==> flow/design.v <==
module cache(
    clk,
    proc_reset,
    proc_read,
    proc_write,
    proc_addr,
    proc_wdata,
    proc_stall,
    proc_rdata,
    mem_read,
    mem_write,
    mem_addr,
    mem_rdata,
    mem_wdata,
    mem_ready
);
    input          clk;
    input          proc_reset;
    input          proc_read, proc_write;
    input   [29:0] proc_addr;
    input   [31:0] proc_wdata;
    output 	reg        proc_stall;
    output  reg [31:0] proc_rdata;
    input  [127:0] mem_rdata;
    input          mem_ready;
    output   reg    mem_read, mem_write;
    output reg [27:0] mem_addr;
    output reg [127:0] mem_wdata;
    wire [1:0]read_and_write;
	assign read_and_write = {proc_read , proc_write};
	reg [127:0]block_0, block_1, block_2, block_3, block_4, block_5, block_6, block_7,block;
	reg [127:0]block_next_0, block_next_1, block_next_2, block_next_3, block_next_4, block_next_5, block_next_6, block_next_7, block_next;
	reg [7:0]dirty;
	reg [7:0]dirty_next;
	reg [7:0]valid;
	reg [7:0]valid_next;
	reg [24:0]tag_0, tag_1, tag_2, tag_3, tag_4, tag_5, tag_6, tag_7;
	reg [24:0]tag_next_0, tag_next_1, tag_next_2, tag_next_3, tag_next_4, tag_next_5, tag_next_6, tag_next_7;
	reg [31:0] block_to_read;
	reg [127:0]block_to_write;
	reg [24:0]tag;
	reg [1:0]block_offset;
	reg dirty_now;
	reg valid_now;
	reg [31:0] proc_wdata_place;
	reg [1:0] state, next_state;						 
	reg hit, stall;
	always@(*)							 
	begin
		case (proc_addr[4:2])
			3'b000:
				begin
					tag = tag_0;
					dirty_now = dirty[0];
					valid_now = valid[0];
					block = block_0;
				end
			3'b001:
				begin
					tag = tag_1;
					dirty_now = dirty[1];
					valid_now = valid[1];
					block = block_1;
				end
			3'b010:
				begin
					tag = tag_2;
					dirty_now = dirty[2];
					valid_now = valid[2];
					block = block_2;
				end
			3'b011:
				begin
					tag = tag_3;
					dirty_now = dirty[3];
					valid_now = valid[3];
					block = block_3;
				end
			3'b100:
				begin
					tag = tag_4;
					dirty_now = dirty[4];
					valid_now = valid[4];
					block = block_4;
				end
			3'b101:
				begin
					tag = tag_5;
					dirty_now = dirty[5];
					valid_now = valid[5];
					block = block_5;
				end
			3'b110:
				begin
					tag = tag_6;
					dirty_now = dirty[6];
					valid_now = valid[6];
					block = block_6;
				end
			3'b111:
				begin
					tag = tag_7;
					dirty_now = dirty[7];
					valid_now = valid[7];
					block = block_7;
				end
		endcase
	end
	always@(*)					 
	begin
		if (proc_read)
		begin
		case(proc_addr[1:0])
			2'b00:
				begin
					block_to_read = block[31:0];
				end
			2'b01:
				begin
					block_to_read = block[63:32];
				end
			2'b10:
				begin
					block_to_read = block[95:64];
				end
			2'b11:
				begin
					block_to_read = block[127:96];
				end
			endcase
		end
		else
		begin
			block_to_read = 32'b0;
		end
	end
	always@(*)					 
	begin
		if (proc_write)
		begin
			case (proc_addr[1:0])
			2'b00:
				begin
					block_to_write = {block[127:32], proc_wdata};
				end
			2'b01:
				begin
					block_to_write = {block[127:64], proc_wdata, block[31:0]};
				end
			2'b10:
				begin
					block_to_write = {block[127:96], proc_wdata, block[63:0]};
				end
			2'b11:
				begin
					block_to_write = {proc_wdata , block[95:0]};
				end
			endcase
		end
		else
		begin
			block_to_write = 128'd0;
		end
	end
	always@(*)					 
	begin
		if (valid_now && ~state[1] && ~state[0] && (proc_addr[29:5] == tag ))
			begin
				hit = 1'b1;
				stall = 1'b0;
			end
		else
			begin
				hit = 1'b0;
				stall = 1'b1;
			end
	end
	always@(*)					 
	begin
		case (state)
			2'b00:				 
				begin
					tag_next_0 = tag_0;
					tag_next_1 = tag_1;
					tag_next_2 = tag_2;
					tag_next_3 = tag_3;
					tag_next_4 = tag_4;
					tag_next_5 = tag_5;
					tag_next_6 = tag_6;
					tag_next_7 = tag_7;
					if (proc_write && hit)
						begin
							case(proc_addr[4:2])
								3'b000:
									begin
										valid_next = valid;
										dirty_next = dirty;
										valid_next[0] = 1'b1;
										dirty_next[0] = 1'b1;
										block_next_0 = block_to_write;
										block_next_1 = block_1;
										block_next_2 = block_2;
										block_next_3 = block_3;
										block_next_4 = block_4;
										block_next_5 = block_5;
										block_next_6 = block_6;
										block_next_7 = block_7;
									end
								3'b001:
									begin
										valid_next = valid;
										dirty_next = dirty;
										valid_next[1] = 1'b1;
										dirty_next[1] = 1'b1;
										block_next_0 = block_0;
										block_next_1 = block_to_write;
										block_next_2 = block_2;
										block_next_3 = block_3;
										block_next_4 = block_4;
										block_next_5 = block_5;
										block_next_6 = block_6;
										block_next_7 = block_7;
									end
								3'b010:
									begin
										valid_next = valid;
										dirty_next = dirty;
										valid_next[2] = 1'b1;
										dirty_next[2] = 1'b1;
										block_next_0 = block_0;
										block_next_1 = block_1;
										block_next_2 = block_to_write;
										block_next_3 = block_3;
										block_next_4 = block_4;
										block_next_5 = block_5;
										block_next_6 = block_6;
										block_next_7 = block_7;
									end
								3'b011:
									begin
										valid_next = valid;
										dirty_next = dirty;
										valid_next[3] = 1'b1;
										dirty_next[3] = 1'b1;
										block_next_0 = block_0;
										block_next_1 = block_1;
										block_next_2 = block_2;
										block_next_3 = block_to_write;
										block_next_4 = block_4;
										block_next_5 = block_5;
										block_next_6 = block_6;
										block_next_7 = block_7;
									end
								3'b100:
									begin
										valid_next = valid;
										dirty_next = dirty;
										valid_next[4] = 1'b1;
										dirty_next[4] = 1'b1;
										block_next_0 = block_0;
										block_next_1 = block_1;
										block_next_2 = block_2;
										block_next_3 = block_3;
										block_next_4 = block_to_write;
										block_next_5 = block_5;
										block_next_6 = block_6;
										block_next_7 = block_7;
									end
								3'b101:
									begin
										valid_next = valid;
										dirty_next = dirty;
										valid_next[5] = 1'b1;
										dirty_next[5] = 1'b1;
										block_next_0 = block_0;
										block_next_1 = block_1;
										block_next_2 = block_2;
										block_next_3 = block_3;
										block_next_4 = block_4;
										block_next_5 = block_to_write;
										block_next_6 = block_6;
										block_next_7 = block_7;
									end
								3'b110:
									begin
										valid_next = valid;
										dirty_next = dirty;
										valid_next[6] = 1'b1;
										dirty_next[6] = 1'b1;
										block_next_0 = block_0;
										block_next_1 = block_1;
										block_next_2 = block_2;
										block_next_3 = block_3;
										block_next_4 = block_4;
										block_next_5 = block_5;
										block_next_6 = block_to_write;
										block_next_7 = block_7;
									end
								3'b111:
									begin
										valid_next = valid;
										dirty_next = dirty;
										valid_next[7] = 1'b1;
										dirty_next[7] = 1'b1;
										block_next_0 = block_0;
										block_next_1 = block_1;
										block_next_2 = block_2;
										block_next_3 = block_3;
										block_next_4 = block_4;
										block_next_5 = block_5;
										block_next_6 = block_6;
										block_next_7 = block_to_write;
									end
								endcase
						end
					else
						begin
							valid_next = valid;
							dirty_next = dirty;
							block_next_0 = block_0;
							block_next_1 = block_1;
							block_next_2 = block_2;
							block_next_3 = block_3;
							block_next_4 = block_4;
							block_next_5 = block_5;
							block_next_6 = block_6;
							block_next_7 = block_7;
						end
				end
			2'b01:					 
				begin
					valid_next = valid;
					dirty_next = dirty;				
					tag_next_0 = tag_0;
					tag_next_1 = tag_1;
					tag_next_2 = tag_2;
					tag_next_3 = tag_3;
					tag_next_4 = tag_4;
					tag_next_5 = tag_5;
					tag_next_6 = tag_6;
					tag_next_7 = tag_7;
					block_next_0 = block_0;
					block_next_1 = block_1;
					block_next_2 = block_2;
					block_next_3 = block_3;
					block_next_4 = block_4;
					block_next_5 = block_5;
					block_next_6 = block_6;
					block_next_7 = block_7;
				end
			2'b10:			 
				begin
					case (proc_addr[4:2])
						3'b000:
							begin
							valid_next = valid;
							dirty_next = dirty;
							valid_next[0] = 1'b1;
							dirty_next[0] = 1'b0;
							tag_next_0 = proc_addr[29:5];
							tag_next_1 = tag_1;
							tag_next_2 = tag_2;
							tag_next_3 = tag_3;
							tag_next_4 = tag_4;
							tag_next_5 = tag_5;
							tag_next_6 = tag_6;
							tag_next_7 = tag_7;
							block_next_0 = mem_rdata;
							block_next_1 = block_1;
							block_next_2 = block_2;
							block_next_3 = block_3;
							block_next_4 = block_4;
							block_next_5 = block_5;
							block_next_6 = block_6;
							block_next_7 = block_7;
							end
						3'b001:
							begin
							valid_next = valid;
							dirty_next = dirty;
							valid_next[1] = 1'b1;
							dirty_next[1] = 1'b0;
							tag_next_0 = tag_0;
							tag_next_1 = proc_addr[29:5];
							tag_next_2 = tag_2;
							tag_next_3 = tag_3;
							tag_next_4 = tag_4;
							tag_next_5 = tag_5;
							tag_next_6 = tag_6;
							tag_next_7 = tag_7;
							block_next_0 = block_0;
							block_next_1 = mem_rdata;
							block_next_2 = block_2;
							block_next_3 = block_3;
							block_next_4 = block_4;
							block_next_5 = block_5;
							block_next_6 = block_6;
							block_next_7 = block_7;	
							end
						3'b010:
							begin
							valid_next = valid;
							dirty_next = dirty;
							valid_next[2] = 1'b1;
							dirty_next[2] = 1'b0;
							tag_next_0 = tag_0;
							tag_next_1 = tag_1;
							tag_next_2 = proc_addr[29:5];
							tag_next_3 = tag_3;
							tag_next_4 = tag_4;
							tag_next_5 = tag_5;
							tag_next_6 = tag_6;
							tag_next_7 = tag_7;
							block_next_0 = block_0;
							block_next_1 = block_1;
							block_next_2 = mem_rdata;
							block_next_3 = block_3;
							block_next_4 = block_4;
							block_next_5 = block_5;
							block_next_6 = block_6;
							block_next_7 = block_7;	
							end
						3'b011:
							begin
							valid_next = valid;
							dirty_next = dirty;
							valid_next[3] = 1'b1;
							dirty_next[3] = 1'b0;
							tag_next_0 = tag_0;
							tag_next_1 = tag_1;
							tag_next_2 = tag_2;
							tag_next_3 = proc_addr[29:5];
							tag_next_4 = tag_4;
							tag_next_5 = tag_5;
							tag_next_6 = tag_6;
							tag_next_7 = tag_7;
							block_next_0 = block_0;
							block_next_1 = block_1;
							block_next_2 = block_2;
							block_next_3 = mem_rdata;
							block_next_4 = block_4;
							block_next_5 = block_5;
							block_next_6 = block_6;
							block_next_7 = block_7;	
							end
						3'b100:
							begin
							valid_next = valid;
							dirty_next = dirty;
							valid_next[4] = 1'b1;
							dirty_next[4] = 1'b0;
							tag_next_0 = tag_0;
							tag_next_1 = tag_1;
							tag_next_2 = tag_2;
							tag_next_3 = tag_3;
							tag_next_4 = proc_addr[29:5];
							tag_next_5 = tag_5;
							tag_next_6 = tag_6;
							tag_next_7 = tag_7;
							block_next_0 = block_0;
							block_next_1 = block_1;
							block_next_2 = block_2;
							block_next_3 = block_3;
							block_next_4 = mem_rdata;
							block_next_5 = block_5;
							block_next_6 = block_6;
							block_next_7 = block_7;	
							end
						3'b101:
							begin
							valid_next = valid;
							dirty_next = dirty;
							valid_next[5] = 1'b1;
							dirty_next[5] = 1'b0;
							tag_next_0 = tag_0;
							tag_next_1 = tag_1;
							tag_next_2 = tag_2;
							tag_next_3 = tag_3;
							tag_next_4 = tag_4;
							tag_next_5 = proc_addr[29:5];
							tag_next_6 = tag_6;
							tag_next_7 = tag_7;
							block_next_0 = block_0;
							block_next_1 = block_1;
							block_next_2 = block_2;
							block_next_3 = block_3;
							block_next_4 = block_4;
							block_next_5 = mem_rdata;
							block_next_6 = block_6;
							block_next_7 = block_7;	
							end
						3'b110:
							begin
							valid_next = valid;
							dirty_next = dirty;
							valid_next[6] = 1'b1;
							dirty_next[6] = 1'b0;
							tag_next_0 = tag_0;
							tag_next_1 = tag_1;
							tag_next_2 = tag_2;
							tag_next_3 = tag_3;
							tag_next_4 = tag_4;
							tag_next_5 = tag_5;
							tag_next_6 = proc_addr[29:5];
							tag_next_7 = tag_7;
							block_next_0 = block_0;
							block_next_1 = block_1;
							block_next_2 = block_2;
							block_next_3 = block_3;
							block_next_4 = block_4;
							block_next_5 = block_5;
							block_next_6 = mem_rdata;
							block_next_7 = block_7;	
							end
						3'b111:
							begin
							valid_next = valid;
							dirty_next = dirty;
							valid_next[7] = 1'b1;
							dirty_next[7] = 1'b0;
							tag_next_0 = tag_0;
							tag_next_1 = tag_1;
							tag_next_2 = tag_2;
							tag_next_3 = tag_3;
							tag_next_4 = tag_4;
							tag_next_5 = tag_5;
							tag_next_6 = tag_6;
							tag_next_7 = proc_addr[29:5];
							block_next_0 = block_0;
							block_next_1 = block_1;
							block_next_2 = block_2;
							block_next_3 = block_3;
							block_next_4 = block_4;
							block_next_5 = block_5;
							block_next_6 = block_6;
							block_next_7 = mem_rdata;					
							end
					endcase
				end
			2'b11:					 
				begin
					valid_next = valid;
					dirty_next = dirty;				
					tag_next_0 = tag_0;
					tag_next_1 = tag_1;
					tag_next_2 = tag_2;
					tag_next_3 = tag_3;
					tag_next_4 = tag_4;
					tag_next_5 = tag_5;
					tag_next_6 = tag_6;
					tag_next_7 = tag_7;
					block_next_0 = block_0;
					block_next_1 = block_1;
					block_next_2 = block_2;
					block_next_3 = block_3;
					block_next_4 = block_4;
					block_next_5 = block_5;
					block_next_6 = block_6;
					block_next_7 = block_7;
				end
			endcase	
	end
	always@(*)					 
	begin
		case(state)
			2'b00:				 
				begin
					proc_stall = stall;
					mem_read = 1'b0;
					mem_write= 1'b0;
					mem_addr = 28'b0;
					mem_wdata= 128'b0;
					if (proc_read && hit)
						begin
							proc_rdata = block_to_read;
						end
					else
						begin
							proc_rdata = 32'b0;
						end
				end
			2'b01:				 
				begin
					proc_stall = 1'b1;
					proc_rdata = 32'b0;
					mem_read = 1'b0;
					mem_write= 1'b1;
					mem_addr = {tag , proc_addr[4:2]};
					mem_wdata= block;
				end
			2'b10:				 
				begin
					proc_stall = 1'b1;
					proc_rdata = 32'b0;
					mem_read = 1'b1;
					mem_write= 1'b0;
					mem_addr = proc_addr[29:2];					
					mem_wdata=128'b0;
				end
			2'b11:
				begin
					proc_stall = 1'b1;
					proc_rdata = 32'b0;
					mem_read = 1'b1;
					mem_write= 1'b0;
					mem_addr = proc_addr[29:2];					
					mem_wdata=128'b0;
				end
		endcase
	end
	always@(*)						 
	begin
		case(state)
			2'b00:					 
				begin
					if (hit)
						begin
							next_state = 2'b00;
						end
					else if (dirty_now)
						begin
							next_state = 2'b01;
						end
					else
						begin
							next_state = 2'b10;
						end
				end
			2'b01:					 
				begin
					if (mem_ready)
						begin
						next_state = 2'b10;
						end
					else
						begin
						next_state = 2'b01;
						end
				end
			2'b10:					 
				begin
					if (mem_ready)
						begin
							next_state = 2'b00;
						end
					else
						begin
							next_state = 2'b10;
						end
				end
			2'b11:
				begin
					next_state = 2'b11;
				end
			endcase
	end
always@( posedge clk or posedge proc_reset ) begin
    if( proc_reset ) begin
			state <= 2'b00;
			block_0 <= 128'b0;
			block_1 <= 128'b0;
			block_2 <= 128'b0;
			block_3 <= 128'b0;
			block_4 <= 128'b0;
			block_5 <= 128'b0;
			block_6 <= 128'b0;
			block_7 <= 128'b0;
			valid <= 8'd0;
			dirty <= 8'd0;
			tag_0 <= 25'd0;
			tag_1 <= 25'd0;
			tag_2 <= 25'd0;
			tag_3 <= 25'd0;
			tag_4 <= 25'd0;
			tag_5 <= 25'd0;
			tag_6 <= 25'd0;
			tag_7 <= 25'd0;
    end
    else begin
		valid <= valid_next;
		dirty <= dirty_next;
		tag_0 <= tag_next_0;
		tag_1 <= tag_next_1;
		tag_2 <= tag_next_2;
		tag_3 <= tag_next_3;
		tag_4 <= tag_next_4;
		tag_5 <= tag_next_5;
		tag_6 <= tag_next_6;
		tag_7 <= tag_next_7;
		state <= next_state;
		block_0 <= block_next_0;
		block_1 <= block_next_1;
		block_2 <= block_next_2;
		block_3 <= block_next_3;
		block_4 <= block_next_4;
		block_5 <= block_next_5;
		block_6 <= block_next_6;
		block_7 <= block_next_7;
    end
end
endmodule
# Tool chain data of cache
# What the tools print for cache, step after step.
# Line numbers count from 1 in the design file above.
# Cell names lack the library's common part.
# The mark n/a stands for no value.
# design
top_module	cache
clock_port	clk
cell_library	sky130hd
corner	tt_025C_1v80

# After elaboration
# Source: Yosys, flattened and elaborated, memories not mapped. Widths are those after wreduce. Registers that Yosys merges into a memory's read port (data or address) are not register bits. Print and check cells do not count. Equal cells are merged and count once.
# word_totals
reg_bits	1242
out_inout_bits	191
input_bits	195
elab_cells	198
# classes
reduce_logical	39
bitwise	4
n_mux	98
equal	31
# op_table
operator	n
2-to-1 mux 128 bit	25
parallel mux 128 bit (select 2 bit)	9
parallel mux 128 bit (select 8 bit)	1
parallel mux 128 bit (select 4 bit)	1
2-to-1 mux 25 bit	16
parallel mux 25 bit (select 8 bit)	1
parallel mux 32 bit (select 4 bit)	1
parallel mux 28 bit (select 3 bit)	1
parallel mux 32 bit (select 2 bit)	1
2-to-1 mux 32 bit	2
OR reduction 7 bit	8
inequality test 2 bit with constant B	17
AND reduction 4 bit	8
parallel mux 8 bit (select 2 bit)	2
== test 25 bit	1
parallel mux 1 bit (select 2 bit)	11
AND reduction 2 bit	9
2-to-1 mux 1 bit	18
parallel mux 1 bit (select 8 bit)	2
2-to-1 mux 8 bit	2
== test 3 bit with constant B	4
OR reduction 3 bit	3
== test 2 bit with constant B	4
parallel mux 2 bit (select 4 bit)	1
2-to-1 mux 2 bit	4
OR reduction 2 bit	3
== test 3 x 2 -> 1 bit with constant B	2
logical AND 1 bit	5
# Not listed: further kinds 5, cells in them 10.

# Depth
# Yosys ltp: most cells in a row. Word level: on the elaborated netlist, between registers, memories and ports. Mapped: between sequential cells and ports; inverters and the memories' decode and read muxes count.
# logic_depth
depth_word	9
ABC_AREA	0
ltp_mapped	15
mapped_depth_nobuf	9

# Synthesis result
# Source: synth_stat.txt of the flow (Yosys; design flattened, memories mapped). It holds for the ABC_AREA given above (unset counts as 0); a run with the other value may have another netlist.
# by_type
cell	n	area_total_um2
dfrtp_1	1242	3.11E+04
mux2_2	943	1.06E+04
mux2_1	316	3.56E+03
mux2i_1	202	2.02E+03
o21ai_0	343	1.72E+03
nor2_1	355	1.33E+03
a21oi_1	246	1.23E+03
mux4_2	48	1.08E+03
nand2_1	256	960.922
o22ai_1	130	813.28
clkbuf_1	216	810.778
buf_4	76	570.547
a221oi_1	64	560.538
nor3_1	86	430.413
nor2b_1	64	400.384
a22o_1	40	350.336
buf_2	70	350.336
buf_6	30	337.824
# Not listed: further types 52, cells in them 347.
# synth_totals
cells	5074
ffs	1242
sequential_area_um2	31079.8
mapped_area_um2	60780.8
buffers	431

# Path before layout
# OpenSTA on the mapped netlist: ideal clock, no wires. The path of least setup slack (recovery checks aside). Input and output delay are each 20% of the period. Register names are those of the netlist, which keeps one name where synthesis merged equal registers.
# synth_timing
path_kind	input -> output
start	in proc_addr[4]
end	out proc_rdata[11]
stages	12
path_delay_ps	2541
required_ps	8000
arrival_ps	4541
out_delay_ps	2000
t_first_pin_ps	2000
setup_slack_ps	3459
tclk_ps	10000
path_buffers	4
period_less_setup_slack_ps	6541
# "path_delay_ps" = arrival - input delay + setup time.
# A path that ends at an output port has no setup time.
# "stages": output pins that drive a net of the path, with the launching flip-flop's if there is one; two outputs of one cell count as two.
# "period_less_setup_slack_ps" = period - worst setup slack (recovery checks aside). The figure is calculated, with input and output delays left at 20% of the set period.
# The rows between start and end are the longest chain of elaborated cells between them; the timing report does not say that the signal goes this way. Where chains are equally long, one stands for them.
# Each line given opens the expression or statement behind the cell; cells for indexed reads and writes are added by Yosys, which also makes memories of some case tables.
# synth_between
path_cell_list	buf_4 -> or3_1 -> buf_2 -> buf_2 -> o22ai_1 -> xor2_1 -> nand4_1 -> nor4_2 -> and4_1 -> nand3_1 -> clkbuf_1 -> a211oi_1
elab_chain_cells	9
cells_between	21
# synth_rtl
item	line	text
start: declaration	20	input   [29:0] proc_addr;
== test 3 bit	50	case (proc_addr[4:2])
parallel mux 1 bit (select 8 bit)	50
logical AND 1 bit x3	167	if (valid_now && ~state[1] && ~state[0] && (proc_addr[29:5] == tag ))
2-to-1 mux 1 bit	167
logical AND 1 bit	573	if (proc_read && hit)
2-to-1 mux 32 bit	573
parallel mux 32 bit (select 2 bit)	565	case(state)
end: declaration	23	output  reg [31:0] proc_rdata;

# Path in the finished layout
# From the final timing report of entry A: the path of least setup slack in the routed layout; clock arrival at registers is part of the times.
# The report prints the path's times to 10 ps; the period is as set.
# layout_timing
path_kind	input -> output
start	in proc_addr[4]
end	out proc_rdata[16]
required_ps	5010
arrival_ps	4470
t_first_pin_ps	1250
tclk_ps	6260
setup_slack_ps	540
out_delay_ps	1250
path_buffers	6
stages	15
# The rows between start and end are the longest chain of elaborated cells between them; the timing report does not say that the signal goes this way. Where chains are equally long, one stands for them.
# layout_between
path_cell_list	buf_16 -> and2b_4 -> buf_4 -> o2bb2ai_1 -> a2111oi_0 -> a2111oi_4 -> nand4_1 -> inv_1 -> and4_4 -> nand3_4 -> buf_12 -> buf_4 -> buf_6 -> a211oi_2 -> buf_2
elab_chain_cells	9
cells_between	21
# layout_rtl
item	line	text
start: declaration	20	input   [29:0] proc_addr;
== test 3 bit	50	case (proc_addr[4:2])
parallel mux 1 bit (select 8 bit)	50
logical AND 1 bit x3	167	if (valid_now && ~state[1] && ~state[0] && (proc_addr[29:5] == tag ))
2-to-1 mux 1 bit	167
logical AND 1 bit	573	if (proc_read && hit)
2-to-1 mux 32 bit	573
parallel mux 32 bit (select 2 bit)	565	case(state)
end: declaration	23	output  reg [31:0] proc_rdata;

# Measured results for cache: 3 stored runs of the Yosys and OpenROAD flow on sky130hd. The settings differ; the order carries no meaning. The constraints put input and output delay at 20% of the set period each and load the outputs with 0.01 pF.
# "achieved_period_ps" is the run's clock period less its worst setup slack. It is reckoned from that one timing run; input and output delays stay at 20% of the period that was set.
# "worst_path_allowed_less_slack_ps" means the part of the period allowed to the worst setup path (the constraints hold back 20% at inputs and 20% at outputs) less its slack; where the path has registers, the arrival times of their clocks count too.
# "worst_path_allowed_less_slack_ps" is given in steps of 10 ps.
# Among the settings, -- means not set for that run.
run	ABC_AREA	CELL_PAD_IN_SITES_DETAIL_PLACEMENT	CELL_PAD_IN_SITES_GLOBAL_PLACEMENT	CORE_ASPECT_RATIO	CORE_UTILIZATION	CTS_CLUSTER_DIAMETER	CTS_CLUSTER_SIZE	GPL_ROUTABILITY_DRIVEN	MAX_ROUTING_LAYER	MIN_ROUTING_LAYER	PLACE_DENSITY	SETUP_SLACK_MARGIN	TNS_END_PERCENT	period_ns	CAP_MARGIN	CORE_MARGIN	SLEW_MARGIN	GPL_TIMING_DRIVEN	HOLD_SLACK_MARGIN	PLACE_DENSITY_LB_ADDON	finish.utilization_pct	tns_ps	worst_path_allowed_less_slack_ps	timing.worst_path_kind	synthArea_um2	die_um2	achieved_period_ps	worst_hold_slack_ps	setup_ws_ps
entry A	0	2	2	1.92	30	232	85	0	met5	met1	0.5	0.85	10	6.26	20	2	20	--	--	--	35.8	0	3220	input -> output	60780.8	206411.0	5722	518	538
entry B	--	--	--	--	30	--	--	--	--	--	0.5	--	--	8.69	20	2	20	--	--	--	36.0	0	4290	input -> output	60780.8	206220.0	7770	469	920
entry C	--	2	0	--	26	40	72	0	met4	met1	--	1.59	5	14.1	30	2	30	0	0.18	0.08	35.3	0	7190	input -> output	60780.8	237656.0	12829	465	1271
